==> flow/design.v <==
module ftdi_sync
(
     input           clk_i
    ,input           rst_i
    ,input           ftdi_rxf_i
    ,input           ftdi_txe_i
    ,input  [  7:0]  ftdi_data_in_i
    ,input           inport_valid_i
    ,input  [  7:0]  inport_data_i
    ,input           outport_accept_i
    ,output          ftdi_siwua_o
    ,output          ftdi_wrn_o
    ,output          ftdi_rdn_o
    ,output          ftdi_oen_o
    ,output [  7:0]  ftdi_data_out_o
    ,output          inport_accept_o
    ,output          outport_valid_o
    ,output [  7:0]  outport_data_o
);
wire [7:0] tx_data_w;
wire       tx_valid_w;
wire       tx_accept_w;
wire [6:0] tx_level_w;
ftdi_fifo
#(
    .WIDTH(8),
    .DEPTH(64),
    .ADDR_W(6),
    .COUNT_W(7)
)
u_fifo_out
(
    .clk_i(clk_i),
    .rst_i(rst_i),
    .push_i(inport_valid_i),
    .data_in_i(inport_data_i),
    .accept_o(inport_accept_o),
    .valid_o(tx_valid_w),
    .data_out_o(tx_data_w),
    .pop_i(tx_accept_w),
    .level_o(tx_level_w)
);
wire tx_empty_next_w = (tx_level_w <= 7'd1);
wire [7:0] rx_data_w  = ftdi_data_in_i;
wire       rx_valid_w = !ftdi_rdn_o && !ftdi_rxf_i;
wire       rx_accept_w;
wire [6:0] rx_level_w;
ftdi_fifo
#(
    .WIDTH(8),
    .DEPTH(64),
    .ADDR_W(6),
    .COUNT_W(7)
)
u_fifo_in
(
    .clk_i(clk_i),
    .rst_i(rst_i),
    .push_i(rx_valid_w),
    .data_in_i(rx_data_w),
    .accept_o(rx_accept_w),
    .valid_o(outport_valid_o),
    .data_out_o(outport_data_o),
    .pop_i(outport_accept_i),
    .level_o(rx_level_w)
);
wire rx_full_next_w = (rx_level_w >= 7'd63);
localparam STATE_W           = 2;
localparam STATE_IDLE        = 2'd0;
localparam STATE_TX          = 2'd1;
localparam STATE_RX          = 2'd2;
reg [STATE_W-1:0] state_q;
wire rx_space_w = rx_accept_w;
wire rx_ready_w = !ftdi_rxf_i;
wire tx_space_w = !ftdi_txe_i;
reg  tx_valid_q;
assign tx_accept_w = !tx_valid_q || (state_q == STATE_TX && tx_space_w);
always @ (posedge clk_i or posedge rst_i)
if (rst_i)
    tx_valid_q   <= 1'b0;
else if (tx_accept_w)
    tx_valid_q   <= tx_valid_w;
reg [STATE_W-1:0] next_state_r;
always @ *
begin
    next_state_r = state_q;
    case (state_q)
    STATE_IDLE :
    begin
        if (rx_ready_w && rx_space_w)
            next_state_r    = STATE_RX;
        else if (tx_space_w && (tx_valid_w || tx_valid_q))
            next_state_r    = STATE_TX;
    end
    STATE_RX :
    begin
        if (!rx_ready_w || rx_full_next_w)
            next_state_r  = STATE_IDLE;
    end
    STATE_TX :
    begin
        if (!tx_space_w || tx_empty_next_w)
            next_state_r  = STATE_IDLE;
    end    
    default:
        ;
   endcase
end
always @ (posedge clk_i or posedge rst_i)
if (rst_i)
    state_q   <= STATE_IDLE;
else
    state_q   <= next_state_r;
reg       rdn_q;
reg       wrn_q;
reg       oen_q;
reg [7:0] data_q;
always @ (posedge clk_i or posedge rst_i)
if (rst_i)
    oen_q   <= 1'b1;
else if (state_q == STATE_IDLE && next_state_r == STATE_RX)
    oen_q   <= 1'b0;
else if (state_q == STATE_RX && next_state_r == STATE_IDLE)
    oen_q   <= 1'b1;
always @ (posedge clk_i or posedge rst_i)
if (rst_i)
    rdn_q   <= 1'b1;
else if (state_q == STATE_IDLE && next_state_r == STATE_RX)
    rdn_q   <= 1'b0;
else if (state_q == STATE_RX && next_state_r == STATE_IDLE)
    rdn_q   <= 1'b1;
always @ (posedge clk_i or posedge rst_i)
if (rst_i)
    wrn_q   <= 1'b1;
else if (state_q == STATE_IDLE && next_state_r == STATE_TX)
    wrn_q   <= 1'b0;
else if (state_q == STATE_TX && next_state_r == STATE_IDLE)
    wrn_q   <= 1'b1;
always @ (posedge clk_i or posedge rst_i)
if (rst_i)
    data_q  <= 8'b0;
else if (tx_accept_w)
    data_q  <= tx_data_w;
assign ftdi_wrn_o      = wrn_q;
assign ftdi_rdn_o      = rdn_q;
assign ftdi_oen_o      = oen_q;
assign ftdi_data_out_o = data_q;
assign ftdi_siwua_o    = 1'b1;  
endmodule
module ftdi_fifo
#(
    parameter WIDTH   = 8,
    parameter DEPTH   = 4,
    parameter ADDR_W  = 2,
    parameter COUNT_W = 3
)
(
     input                clk_i
    ,input                rst_i
    ,input  [WIDTH-1:0]   data_in_i
    ,input                push_i
    ,input                pop_i
    ,output [WIDTH-1:0]   data_out_o
    ,output               accept_o
    ,output               valid_o
    ,output [COUNT_W-1:0] level_o
);
reg [WIDTH-1:0]   ram_q[DEPTH-1:0];
reg [ADDR_W-1:0]  rd_ptr_q;
reg [ADDR_W-1:0]  wr_ptr_q;
reg [COUNT_W-1:0] count_q;
always @ (posedge clk_i or posedge rst_i)
if (rst_i)
begin
    count_q   <= {(COUNT_W) {1'b0}};
    rd_ptr_q  <= {(ADDR_W) {1'b0}};
    wr_ptr_q  <= {(ADDR_W) {1'b0}};
end
else
begin
    if (push_i & accept_o)
    begin
        ram_q[wr_ptr_q] <= data_in_i;
        wr_ptr_q        <= wr_ptr_q + 1;
    end
    if (pop_i & valid_o)
        rd_ptr_q      <= rd_ptr_q + 1;
    if ((push_i & accept_o) & ~(pop_i & valid_o))
        count_q <= count_q + 1;
    else if (~(push_i & accept_o) & (pop_i & valid_o))
        count_q <= count_q - 1;
end
/*verilator lint_off WIDTH*/
assign valid_o       = (count_q != 0);
assign accept_o      = (count_q != DEPTH);
/*verilator lint_on WIDTH*/
assign data_out_o    = ram_q[rd_ptr_q];
assign level_o       = count_q;
endmodule
module ftdi_bridge
#(
     parameter MODE             = "SYNC"
    ,parameter CLK_DIV          = 2
    ,parameter GP_OUTPUTS       = 32
    ,parameter GP_INPUTS        = 32
    ,parameter GPIO_ADDRESS     = 32'hf0000000
    ,parameter GP_IN_EVENT_MASK = 0
    ,parameter AXI_ID           = 0
)
(
     input           clk_i
    ,input           rst_i
    ,input           ftdi_rxf_i
    ,input           ftdi_txe_i
    ,input  [  7:0]  ftdi_data_in_i
    ,input           mem_awready_i
    ,input           mem_wready_i
    ,input           mem_bvalid_i
    ,input  [  1:0]  mem_bresp_i
    ,input  [  3:0]  mem_bid_i
    ,input           mem_arready_i
    ,input           mem_rvalid_i
    ,input  [ 31:0]  mem_rdata_i
    ,input  [  1:0]  mem_rresp_i
    ,input  [  3:0]  mem_rid_i
    ,input           mem_rlast_i
    ,input  [ 31:0]  gp_inputs_i
    ,output          ftdi_siwua_o
    ,output          ftdi_wrn_o
    ,output          ftdi_rdn_o
    ,output          ftdi_oen_o
    ,output [  7:0]  ftdi_data_out_o
    ,output          mem_awvalid_o
    ,output [ 31:0]  mem_awaddr_o
    ,output [  3:0]  mem_awid_o
    ,output [  7:0]  mem_awlen_o
    ,output [  1:0]  mem_awburst_o
    ,output          mem_wvalid_o
    ,output [ 31:0]  mem_wdata_o
    ,output [  3:0]  mem_wstrb_o
    ,output          mem_wlast_o
    ,output          mem_bready_o
    ,output          mem_arvalid_o
    ,output [ 31:0]  mem_araddr_o
    ,output [  3:0]  mem_arid_o
    ,output [  7:0]  mem_arlen_o
    ,output [  1:0]  mem_arburst_o
    ,output          mem_rready_o
    ,output [ 31:0]  gp_outputs_o
);
localparam CMD_NOP          = 4'd0;
localparam CMD_WR           = 4'd1;
localparam CMD_RD           = 4'd2;
localparam CMD_GP_WR        = 4'd3;
localparam CMD_GP_RD        = 4'd4;
localparam CMD_GP_RD_CLR    = 4'd5;
localparam CMD_STREAM_ON    = 4'd6;
localparam CMD_STREAM_OFF   = 4'd7;
localparam LEN_W            = 12;
localparam DATA_W           = 8;
localparam STATE_W          = 4;
localparam STATE_IDLE       = 4'd0;
localparam STATE_CMD        = 4'd1;
localparam STATE_LEN        = 4'd2;
localparam STATE_ADDR0      = 4'd3;
localparam STATE_ADDR1      = 4'd4;
localparam STATE_ADDR2      = 4'd5;
localparam STATE_ADDR3      = 4'd6;
localparam STATE_WRITE      = 4'd7;
localparam STATE_READ       = 4'd8;
localparam STATE_DATA0      = 4'd9;
localparam STATE_DATA1      = 4'd10;
localparam STATE_DATA2      = 4'd11;
localparam STATE_DATA3      = 4'd12;
localparam STATE_GP_WR      = 4'd13;
localparam STATE_GP_RD      = 4'd14;
wire [DATA_W-1:0]   data_tx_w;
wire [DATA_W-1:0]   data_rx_w;
wire                wr_w;
wire                rd_w;
wire                wr_accept_w;
wire                rx_ready_w;
wire                read_skip_w;
reg [STATE_W-1:0]   state_q;
reg [LEN_W-1:0]     len_q;
reg [31:0]          mem_addr_q;
reg                 mem_cyc_q;
reg                 mem_wr_q;
reg [1:0]           data_idx_q;
reg [31:0]          data_q;
reg [GP_OUTPUTS-1:0] gp_out_q;
reg [GP_INPUTS-1:0]  gp_in_q;
wire magic_addr_w = (mem_addr_q == 32'd4026531840);
wire wr_byte_w = (state_q == STATE_WRITE) && rx_ready_w && !mem_cyc_q && (len_q != {LEN_W{1'b0}});
reg [STATE_W-1:0] next_state_r;
always @ *
begin
    next_state_r = state_q;
    case (state_q)
    STATE_IDLE :
    begin
        if (rx_ready_w)
            next_state_r    = STATE_CMD;
    end
    STATE_CMD :
    begin
        if (data_rx_w[3:0] == CMD_NOP)
            next_state_r  = STATE_IDLE;
        else if (data_rx_w[3:0] == CMD_WR || data_rx_w[3:0] == CMD_RD)
            next_state_r  = STATE_LEN;
        else if (data_rx_w[3:0] == CMD_GP_WR)
            next_state_r  = STATE_GP_WR;
        else if (data_rx_w[3:0] == CMD_GP_RD)
            next_state_r  = STATE_GP_RD;
        else
            next_state_r  = STATE_IDLE;
    end
    STATE_LEN :
    begin
        if (rx_ready_w)
            next_state_r  = STATE_ADDR0;
    end
    STATE_ADDR0 : if (rx_ready_w) next_state_r  = STATE_ADDR1;
    STATE_ADDR1 : if (rx_ready_w) next_state_r  = STATE_ADDR2;
    STATE_ADDR2 : if (rx_ready_w) next_state_r  = STATE_ADDR3;
    STATE_ADDR3 :
    begin
        if (rx_ready_w && mem_wr_q) 
            next_state_r  = STATE_WRITE;
        else if (rx_ready_w) 
            next_state_r  = STATE_READ;            
    end
    STATE_WRITE :
    begin
        if (len_q == {LEN_W{1'b0}} && (mem_bvalid_i || magic_addr_w))
            next_state_r  = STATE_IDLE;
        else
            next_state_r  = STATE_WRITE;
    end
    STATE_READ :
    begin
        if (mem_rvalid_i || magic_addr_w)
            next_state_r  = STATE_DATA0;
    end
    STATE_DATA0 :
    begin
        if (read_skip_w)
            next_state_r  = STATE_DATA1;
        else if (wr_accept_w && (len_q == {LEN_W{1'b0}}))
            next_state_r  = STATE_IDLE;
        else if (wr_accept_w)
            next_state_r  = STATE_DATA1;
    end
    STATE_DATA1 :
    begin
        if (read_skip_w)
            next_state_r  = STATE_DATA2;
        else if (wr_accept_w && (len_q == {LEN_W{1'b0}}))
            next_state_r  = STATE_IDLE;
        else if (wr_accept_w)
            next_state_r  = STATE_DATA2;
    end
    STATE_DATA2 :
    begin
        if (read_skip_w)
            next_state_r  = STATE_DATA3;
        else if (wr_accept_w && (len_q == {LEN_W{1'b0}}))
            next_state_r  = STATE_IDLE;
        else if (wr_accept_w)
            next_state_r  = STATE_DATA3;
    end
    STATE_DATA3 :
    begin
        if (wr_accept_w && (len_q != {LEN_W{1'b0}}))
            next_state_r  = STATE_READ;
        else if (wr_accept_w)
            next_state_r  = STATE_IDLE;
    end
    STATE_GP_WR :
    begin
        if (rx_ready_w)
            next_state_r  = STATE_IDLE;
    end
    STATE_GP_RD :
    begin
        if (wr_accept_w)
            next_state_r  = STATE_IDLE;
    end
    default:
        ;
   endcase
end
always @ (posedge clk_i or posedge rst_i)
if (rst_i)
    state_q   <= STATE_IDLE;
else
    state_q   <= next_state_r;
assign wr_w = (((state_q == STATE_DATA0) |
               (state_q == STATE_DATA1) |
               (state_q == STATE_DATA2) |
               (state_q == STATE_DATA3)) && !read_skip_w) |
              (state_q == STATE_GP_RD);
assign rd_w = (state_q == STATE_CMD) |
              (state_q == STATE_LEN) |
              (state_q == STATE_ADDR0) |
              (state_q == STATE_ADDR1) |
              (state_q == STATE_ADDR2) |
              (state_q == STATE_ADDR3) |
              (state_q == STATE_WRITE && !mem_cyc_q && len_q != {LEN_W{1'b0}}) |
              (state_q == STATE_GP_WR);
always @ (posedge clk_i or posedge rst_i)
if (rst_i)
    len_q       <= {LEN_W{1'b0}};
else if (state_q == STATE_CMD && rx_ready_w)
    len_q[11:8] <= data_rx_w[7:4];
else if (state_q == STATE_LEN && rx_ready_w)
    len_q[7:0]  <= data_rx_w[7:0];
else if (wr_byte_w)
    len_q       <= len_q - {{(LEN_W-1){1'b0}}, 1'b1};
else if (state_q == STATE_READ && ((mem_cyc_q && mem_rvalid_i) || magic_addr_w))
    len_q       <= len_q - {{(LEN_W-1){1'b0}}, 1'b1};
else if (((state_q == STATE_DATA0) || (state_q == STATE_DATA1) || (state_q == STATE_DATA2)) && wr_accept_w && !read_skip_w)
    len_q       <= len_q - {{(LEN_W-1){1'b0}}, 1'b1};
always @ (posedge clk_i or posedge rst_i)
if (rst_i)
    mem_addr_q        <= 'd0;
else if (state_q == STATE_ADDR0 && rx_ready_w)
    mem_addr_q[31:24] <= data_rx_w;
else if (state_q == STATE_ADDR1 && rx_ready_w)
    mem_addr_q[23:16] <= data_rx_w;
else if (state_q == STATE_ADDR2 && rx_ready_w)
    mem_addr_q[15:8]  <= data_rx_w;
else if (state_q == STATE_ADDR3 && rx_ready_w)
    mem_addr_q[7:0]   <= data_rx_w;
else if (state_q == STATE_WRITE && (mem_cyc_q && mem_bvalid_i))
    mem_addr_q        <= {mem_addr_q[31:2], 2'b0} + 'd4;
else if (state_q == STATE_READ && (mem_cyc_q && mem_rvalid_i))
    mem_addr_q        <= {mem_addr_q[31:2], 2'b0} + 'd4;
always @ (posedge clk_i or posedge rst_i)
if (rst_i)
    data_idx_q <= 2'b0;
else if (state_q == STATE_ADDR3)
    data_idx_q <= data_rx_w[1:0];
else if (wr_byte_w)
    data_idx_q <= data_idx_q + 2'd1;
else if (((state_q == STATE_DATA0) || (state_q == STATE_DATA1) || (state_q == STATE_DATA2)) && (data_idx_q != 2'b0))
    data_idx_q <= data_idx_q - 2'd1;
assign read_skip_w = (data_idx_q != 2'b0);
always @ (posedge clk_i or posedge rst_i)
if (rst_i)
    data_q <= 32'b0;
else if (state_q == STATE_IDLE)
    data_q <= {{(32-GP_INPUTS){1'b0}}, gp_in_q};
else if (wr_byte_w)
begin
    case (data_idx_q)
        2'd0: data_q[7:0]   <= data_rx_w;
        2'd1: data_q[15:8]  <= data_rx_w;
        2'd2: data_q[23:16] <= data_rx_w;
        2'd3: data_q[31:24] <= data_rx_w;
    endcase
end
else if (state_q == STATE_READ && mem_rvalid_i)
    data_q <= mem_rdata_i;
else if (((state_q == STATE_DATA0) || (state_q == STATE_DATA1) || (state_q == STATE_DATA2)) && (wr_accept_w || read_skip_w))
    data_q <= {8'b0, data_q[31:8]};
assign data_tx_w  = data_q[7:0];
assign mem_wdata_o = data_q;
reg mem_awvalid_q;
reg mem_awvalid_r;
reg mem_wvalid_q;
reg mem_wvalid_r;
always @ *
begin
    mem_awvalid_r = 1'b0;
    mem_wvalid_r  = 1'b0;
    if (mem_awvalid_o && !mem_awready_i)
        mem_awvalid_r = mem_awvalid_q;
    else if (mem_awvalid_o)
        mem_awvalid_r = 1'b0;
    else if (wr_byte_w && (data_idx_q == 2'd3 || len_q == 1))
        mem_awvalid_r = !magic_addr_w;
    if (mem_wvalid_o && !mem_wready_i)
        mem_wvalid_r = mem_wvalid_q;
    else if (mem_wvalid_o)
        mem_wvalid_r = 1'b0;
    else if (wr_byte_w && (data_idx_q == 2'd3 || len_q == 1))
        mem_wvalid_r = !magic_addr_w;
end
always @ (posedge clk_i or posedge rst_i)
if (rst_i)
begin
    mem_awvalid_q <= 1'b0;
    mem_wvalid_q  <= 1'b0;
end
else
begin
    mem_awvalid_q <= mem_awvalid_r;
    mem_wvalid_q  <= mem_wvalid_r;
end
assign mem_awvalid_o = mem_awvalid_q;
assign mem_wvalid_o  = mem_wvalid_q;
assign mem_awaddr_o  = {mem_addr_q[31:2], 2'b0};
assign mem_awid_o    = AXI_ID;
assign mem_awlen_o   = 8'b0;
assign mem_awburst_o = 2'b01;
assign mem_wlast_o   = 1'b1;
assign mem_bready_o = 1'b1;
reg mem_arvalid_q;
reg mem_arvalid_r;
always @ *
begin
    mem_arvalid_r = 1'b0;
    if (mem_arvalid_o && !mem_arready_i)
        mem_arvalid_r = mem_arvalid_q;
    else if (mem_arvalid_o)
        mem_arvalid_r = 1'b0;
    else if (state_q == STATE_READ && !mem_cyc_q)
        mem_arvalid_r = !magic_addr_w;
end
always @ (posedge clk_i or posedge rst_i)
if (rst_i)
    mem_arvalid_q <= 1'b0;
else
    mem_arvalid_q <= mem_arvalid_r;
assign mem_arvalid_o = mem_arvalid_q;
assign mem_araddr_o  = {mem_addr_q[31:2], 2'b0};
assign mem_arid_o    = AXI_ID;
assign mem_arlen_o   = 8'b0;
assign mem_arburst_o = 2'b01;
assign mem_rready_o  = 1'b1;
reg [3:0] mem_sel_q;
reg [3:0] mem_sel_r;
always @ *
begin
    mem_sel_r = 4'b1111;
    case (data_idx_q)
    2'd0: mem_sel_r = 4'b0001;
    2'd1: mem_sel_r = 4'b0011;
    2'd2: mem_sel_r = 4'b0111;
    2'd3: mem_sel_r = 4'b1111;
    endcase
    case (mem_addr_q[1:0])
    2'd0: mem_sel_r = mem_sel_r & 4'b1111;
    2'd1: mem_sel_r = mem_sel_r & 4'b1110;
    2'd2: mem_sel_r = mem_sel_r & 4'b1100;
    2'd3: mem_sel_r = mem_sel_r & 4'b1000;
    endcase
end
always @ (posedge clk_i or posedge rst_i)
if (rst_i)
    mem_sel_q    <= 4'b0;
else if (state_q == STATE_IDLE)
    mem_sel_q   <= 4'b1111;
else if (wr_byte_w && (data_idx_q == 2'd3 || len_q == 1))
    mem_sel_q   <= mem_sel_r;
assign mem_wstrb_o  = mem_sel_q;
always @ (posedge clk_i or posedge rst_i)
if (rst_i)
    mem_wr_q    <= 1'b0;
else if (state_q == STATE_CMD && rx_ready_w)
    mem_wr_q    <= (data_rx_w[3:0] == CMD_WR);
always @ (posedge clk_i or posedge rst_i)
if (rst_i == 1'b1)
    mem_cyc_q <= 1'b0;
else if (mem_arvalid_r || mem_awvalid_r)
    mem_cyc_q <= 1'b1;
else if (mem_bvalid_i || mem_rvalid_i)
    mem_cyc_q <= 1'b0;
reg gpio_wr_q;
always @ (posedge clk_i or posedge rst_i)
if (rst_i)
    gpio_wr_q <= 1'b0;
else if (magic_addr_w && wr_byte_w && (data_idx_q == 2'd3 || len_q == 1))
    gpio_wr_q <= 1'b1;
else
    gpio_wr_q <= 1'b0;
always @ (posedge clk_i or posedge rst_i)
if (rst_i)
    gp_out_q <= {(GP_OUTPUTS){1'b0}};
else if (state_q == STATE_GP_WR && rx_ready_w)
    gp_out_q <= {{(GP_OUTPUTS-8){1'b0}}, data_rx_w};
else if (gpio_wr_q)
    gp_out_q <= data_q[GP_OUTPUTS-1:0];
assign gp_outputs_o = gp_out_q;
reg [GP_INPUTS-1:0]  gp_in_r;
always @ *
begin
    if ((state_q == STATE_GP_RD) && wr_accept_w)
        gp_in_r = gp_inputs_i;
    else
        gp_in_r = (gp_in_q & GP_IN_EVENT_MASK) | gp_inputs_i;
end
always @ (posedge clk_i or posedge rst_i)
if (rst_i)
    gp_in_q <= {(GP_INPUTS){1'b0}};
else
    gp_in_q <= gp_in_r;
generate
if (1)
begin
    ftdi_sync
    u_sync
    (
        .clk_i(clk_i),
        .rst_i(rst_i),
        .ftdi_rxf_i(ftdi_rxf_i),
        .ftdi_txe_i(ftdi_txe_i),
        .ftdi_siwua_o(ftdi_siwua_o),
        .ftdi_wrn_o(ftdi_wrn_o),
        .ftdi_rdn_o(ftdi_rdn_o),
        .ftdi_oen_o(ftdi_oen_o),
        .ftdi_data_out_o(ftdi_data_out_o),
        .ftdi_data_in_i(ftdi_data_in_i),
        .outport_valid_o(rx_ready_w),
        .outport_data_o(data_rx_w),
        .outport_accept_i(rd_w),
        .inport_valid_i(wr_w),
        .inport_data_i(data_tx_w),
        .inport_accept_o(wr_accept_w)
    );
end
endgenerate
endmodule
# Reports on ftdi_bridge
# Tool output for the design above, in the order of the flow.
# Line numbers count from 1 in the design file above.
# Operators carry their Yosys type and port widths (W data, S select, Z words).
# Cell names lack the library's common part.
# The mark -- stands for no value.
# inputs
top	ftdi_bridge
clk_port	clk_i
lib	sky130hd
lib_corner	tt_025C_1v80

# Elaborated design
# Source: Yosys, flattened and elaborated. Widths are those after wreduce. Registers that Yosys merges into a memory's read port (data or address) are not register bits. Print and check cells do not count. Equal cells are merged and count once.
# word_totals
regBits	1231
input_bits	94
output_inout_bits	178
wordCells	851
# op_classes
n_addsub	12
compare	2
eq_ne	306
muxes	107
logic	28
reduce_and_logical	236
# ops
operator	n
$pmux W8 S64	2
$eq A6 B6 Y1 const B	128
$reduce_and A3 Y1	128
$eq A6 B5 Y1 const B	64
$mux W8	42
$eq A6 B4 Y1 const B	32
$mux W4	31
$eq A6 B3 Y1 const B	16
$mux W32	2
$pmux W4 S15	1
$eq A6 B2 Y1 const B	8
$logic_and A1 B1 Y1	42
$add A32 B3 Y32 const B	1
$eq A32 B32 Y1 const B	1
$pmux W4 S4	2
$eq A4 B4 Y1 const B	7
$mux W7	4
$add A6 B1 Y6 const B	4
$eq A6 B1 Y1 const B	4
$logic_not A6 Y1	4
$eq A4 B3 Y1 const B	5
$reduce_bool A2 Y1	8
$eq A4 B2 Y1 const B	4
$reduce_and A4 Y1	4
$reduce_bool A15 Y1	1
$reduce_bool A3 Y1	5
$logic_or A1 B1 Y1	14
$ne A2 B1 Y1 const B	7
# Other operator kinds: 32; their cells: 120.

# Longest topological paths
# Yosys ltp: most cells in a row. Word level: on the elaborated netlist, between registers, memories and ports. Mapped: between sequential cells and ports; inverters and the memories' decode and read muxes count.
# depth
depth_word	12
ABC_AREA	1
depth_mapped	21
ltp_nobuf	20

# Synthesis result
# Source: synth_stat.txt of the flow (Yosys; design flattened, memories mapped). It holds for the ABC_AREA given above (unset counts as 0); a run with the other value may have another netlist.
# types
cell	n	type_area_um2
edfxtp_1	1024	3.07E+04
dfrtp_1	215	5380.16
nand2_1	1383	5.19E+03
nor2_1	661	2481.13
inv_1	455	1.71E+03
nand3_1	297	1.49E+03
nand4_1	128	800.768
buf_4	104	780.749
o21ai_0	91	455.437
ha_1	35	437.92
xor2_1	47	411.645
a21oi_1	81	405.389
nor3_1	76	380.365
o2111ai_1	43	376.611
o211ai_1	48	360.346
a211oi_1	33	247.738
clkbuf_1	65	243.984
buf_2	44	220.211
# Other cell types: 44; their cells: 270.
# mapped
cells	5100
area_um2	54100.6
seqArea_um2	36234.8
flip_flops	1243
buf_cells	230

# Timing after synthesis
# OpenSTA on the mapped netlist: ideal clock, no wires. The path of least setup slack (recovery checks aside). Input and output delay are each 20% of the period. Register names are those of the netlist, which keeps one name where synthesis merged equal registers.
# synth_path
path_kind	input port to flip-flop
from	input port rst_i
to	register genblk1.u_sync.u_fifo_in.ram_q[15][0]
clock_period_ns	10.0
in_delay_ns	2.000
setup_ns	0.374
t_first_pin_ns	2.000
arrival_time_ns	7.735
required_ns	9.626
setup_slack_ns	1.891
path_delay_ns	6.109
path_stages	3
path_buffers	0
period_less_setup_slack_ns	8.109
# "path_delay_ns" = arrival - input delay + setup time.
# "path_stages": output pins that drive a net of the path, with the launching flip-flop's if there is one; two outputs of one cell count as two.
# "period_less_setup_slack_ns" = period - worst setup slack (recovery checks aside). The figure is calculated, with input and output delays left at 20% of the set period.
# Between the ends stands the longest chain of elaborated cells between them, by number of cells; it is not shown to be the way that was timed. Of several equally long chains one is given.
# A line is the first line of the expression or statement that the cell stems from. Yosys adds cells for indexed reads and writes and turns some case tables into memories.
# synth_via
cell_sequence	inv_1 nand2_1 nor2_1
elab_chain_cells	2
cone_cells	2
cone_lines	0
classes_between	logic (1); reduce/logical (1)
# synth_lines
item	line	text
start, declared	212	,input           rst_i
$not A1 Y1	--
$reduce_and A3 Y1	--
end, assigned	183	ram_q[wr_ptr_q] <= data_in_i;
end, declared	168	reg [WIDTH-1:0]   ram_q[DEPTH-1:0];

# Path in the finished layout
# From the final timing report of flow run A: the path of least setup slack in the routed layout; clock arrival at registers is part of the times.
# layout_path
path_kind	input port to flip-flop
from	input port ftdi_rxf_i
to	register genblk1.u_sync.u_fifo_in.ram_q[5][1]
clock_period_ns	10.0
in_delay_ns	2.00
setup_ns	0.38
t_first_pin_ns	2.00
arrival_time_ns	5.27
required_ns	10.40
setup_slack_ns	5.13
path_stages	8
path_buffers	1
# Between the ends stands the longest chain of elaborated cells between them, by number of cells; it is not shown to be the way that was timed. Of several equally long chains one is given.
# layout_via
cell_sequence	clkdlybuf4s50_1 nor2_1 nand2_1 nor2_1 inv_1 nor2_1 nand2_1 nor2_1
elab_chain_cells	4
cone_cells	4
classes_between	logic (1); reduce/logical (3)
# layout_lines
item	line	text
start, declared	213	,input           ftdi_rxf_i
$logic_not A1 Y1	45	wire       rx_valid_w = !ftdi_rdn_o && !ftdi_rxf_i;
$logic_and A1 B1 Y1	45
$and A1 B1 Y1	181	if (push_i & accept_o)
$reduce_and A3 Y1	--
end, assigned	183	ram_q[wr_ptr_q] <= data_in_i;
end, declared	168	reg [WIDTH-1:0]   ram_q[DEPTH-1:0];

# Top module ftdi_bridge; platform sky130hd; tools Yosys and OpenROAD; 5 stored runs in no particular order. Input and output delays are each 20% of the period that was set; the output load is 0.01 pF.
# "period_less_ws_ns" means the clock period less the worst setup slack. The figure is calculated, with input and output delays left at 20% of the set period.
# "worst_path_allowed_less_slack_ns" = time allowed to the worst setup path (clock period - input delay - output delay, where it has them) - its slack; a late launch clock adds to it, a late capture clock takes from it.
# "totalPower_w" rests on the timing tool's default activity at the inputs, not on a simulated workload.
# A setting shown as - is not set for that run.
# Results: - = not shown.
run	ABC_AREA	CORE_ASPECT_RATIO	CORE_MARGIN	CORE_UTILIZATION	CTS_CLUSTER_DIAMETER	HOLD_SLACK_MARGIN	MAX_ROUTING_LAYER	PLACE_DENSITY_LB_ADDON	SETUP_SLACK_MARGIN	SLEW_MARGIN	TNS_END_PERCENT	period_ns	CAP_MARGIN	CELL_PAD_IN_SITES_DETAIL_PLACEMENT	CELL_PAD_IN_SITES_GLOBAL_PLACEMENT	CTS_CLUSTER_SIZE	GPL_TIMING_DRIVEN	MIN_ROUTING_LAYER	GPL_ROUTABILITY_DRIVEN	PLACE_DENSITY	synth_area_um2	design.die.area_um2	final_stdcell_area_um2	utilization_pct	fin_ws_ns	setup_tns_ns	fin_hold_ws_ns	totalPower_w	period_less_ws_ns	worst_path_allowed_less_slack_ns	critical_path_kind
flow run A	1	1.15	7	26	244	0.13	met4	0.1	-0.88	30	35	10.0	20	-	-	-	-	-	-	-	54100.6	221080.0	64167.8	31.0	5.126	0.000	0.476	0.017673	4.874	2.87	input port to flip-flop
flow run B	-	0.52	7	40	-	-	-	-	-0.88	0	-	10.0	20	-	-	-	-	-	-	-	51225.4	138819.0	59713.5	47.1	4.098	0.000	0.448	0.01709	5.902	5.90	flip-flop to flip-flop
flow run C	1	0.63	3	69	265	0.22	met5	0.08	-0.2	30	-	4.69	5	0	1	95	1	met2	-	-	-	-	-	-	-	-	-	-	-	-	-
flow run D	1	0.63	5	69	265	0.22	met4	0.23	-0.2	30	-	4.69	5	0	1	95	1	met2	-	-	-	-	-	-	-	-	-	-	-	-	-
flow run E	-	0.5	2	65	-	-	met4	-	-	0	-	4.28	20	-	3	-	-	met1	1	0.78	-	-	-	-	-	-	-	-	-	-	-
# Flow run C: no results, routing failed with GRT-0116
# Flow run D: no results, routing failed with GRT-0116
# Flow run E: no results, placement failed with GPL-0301
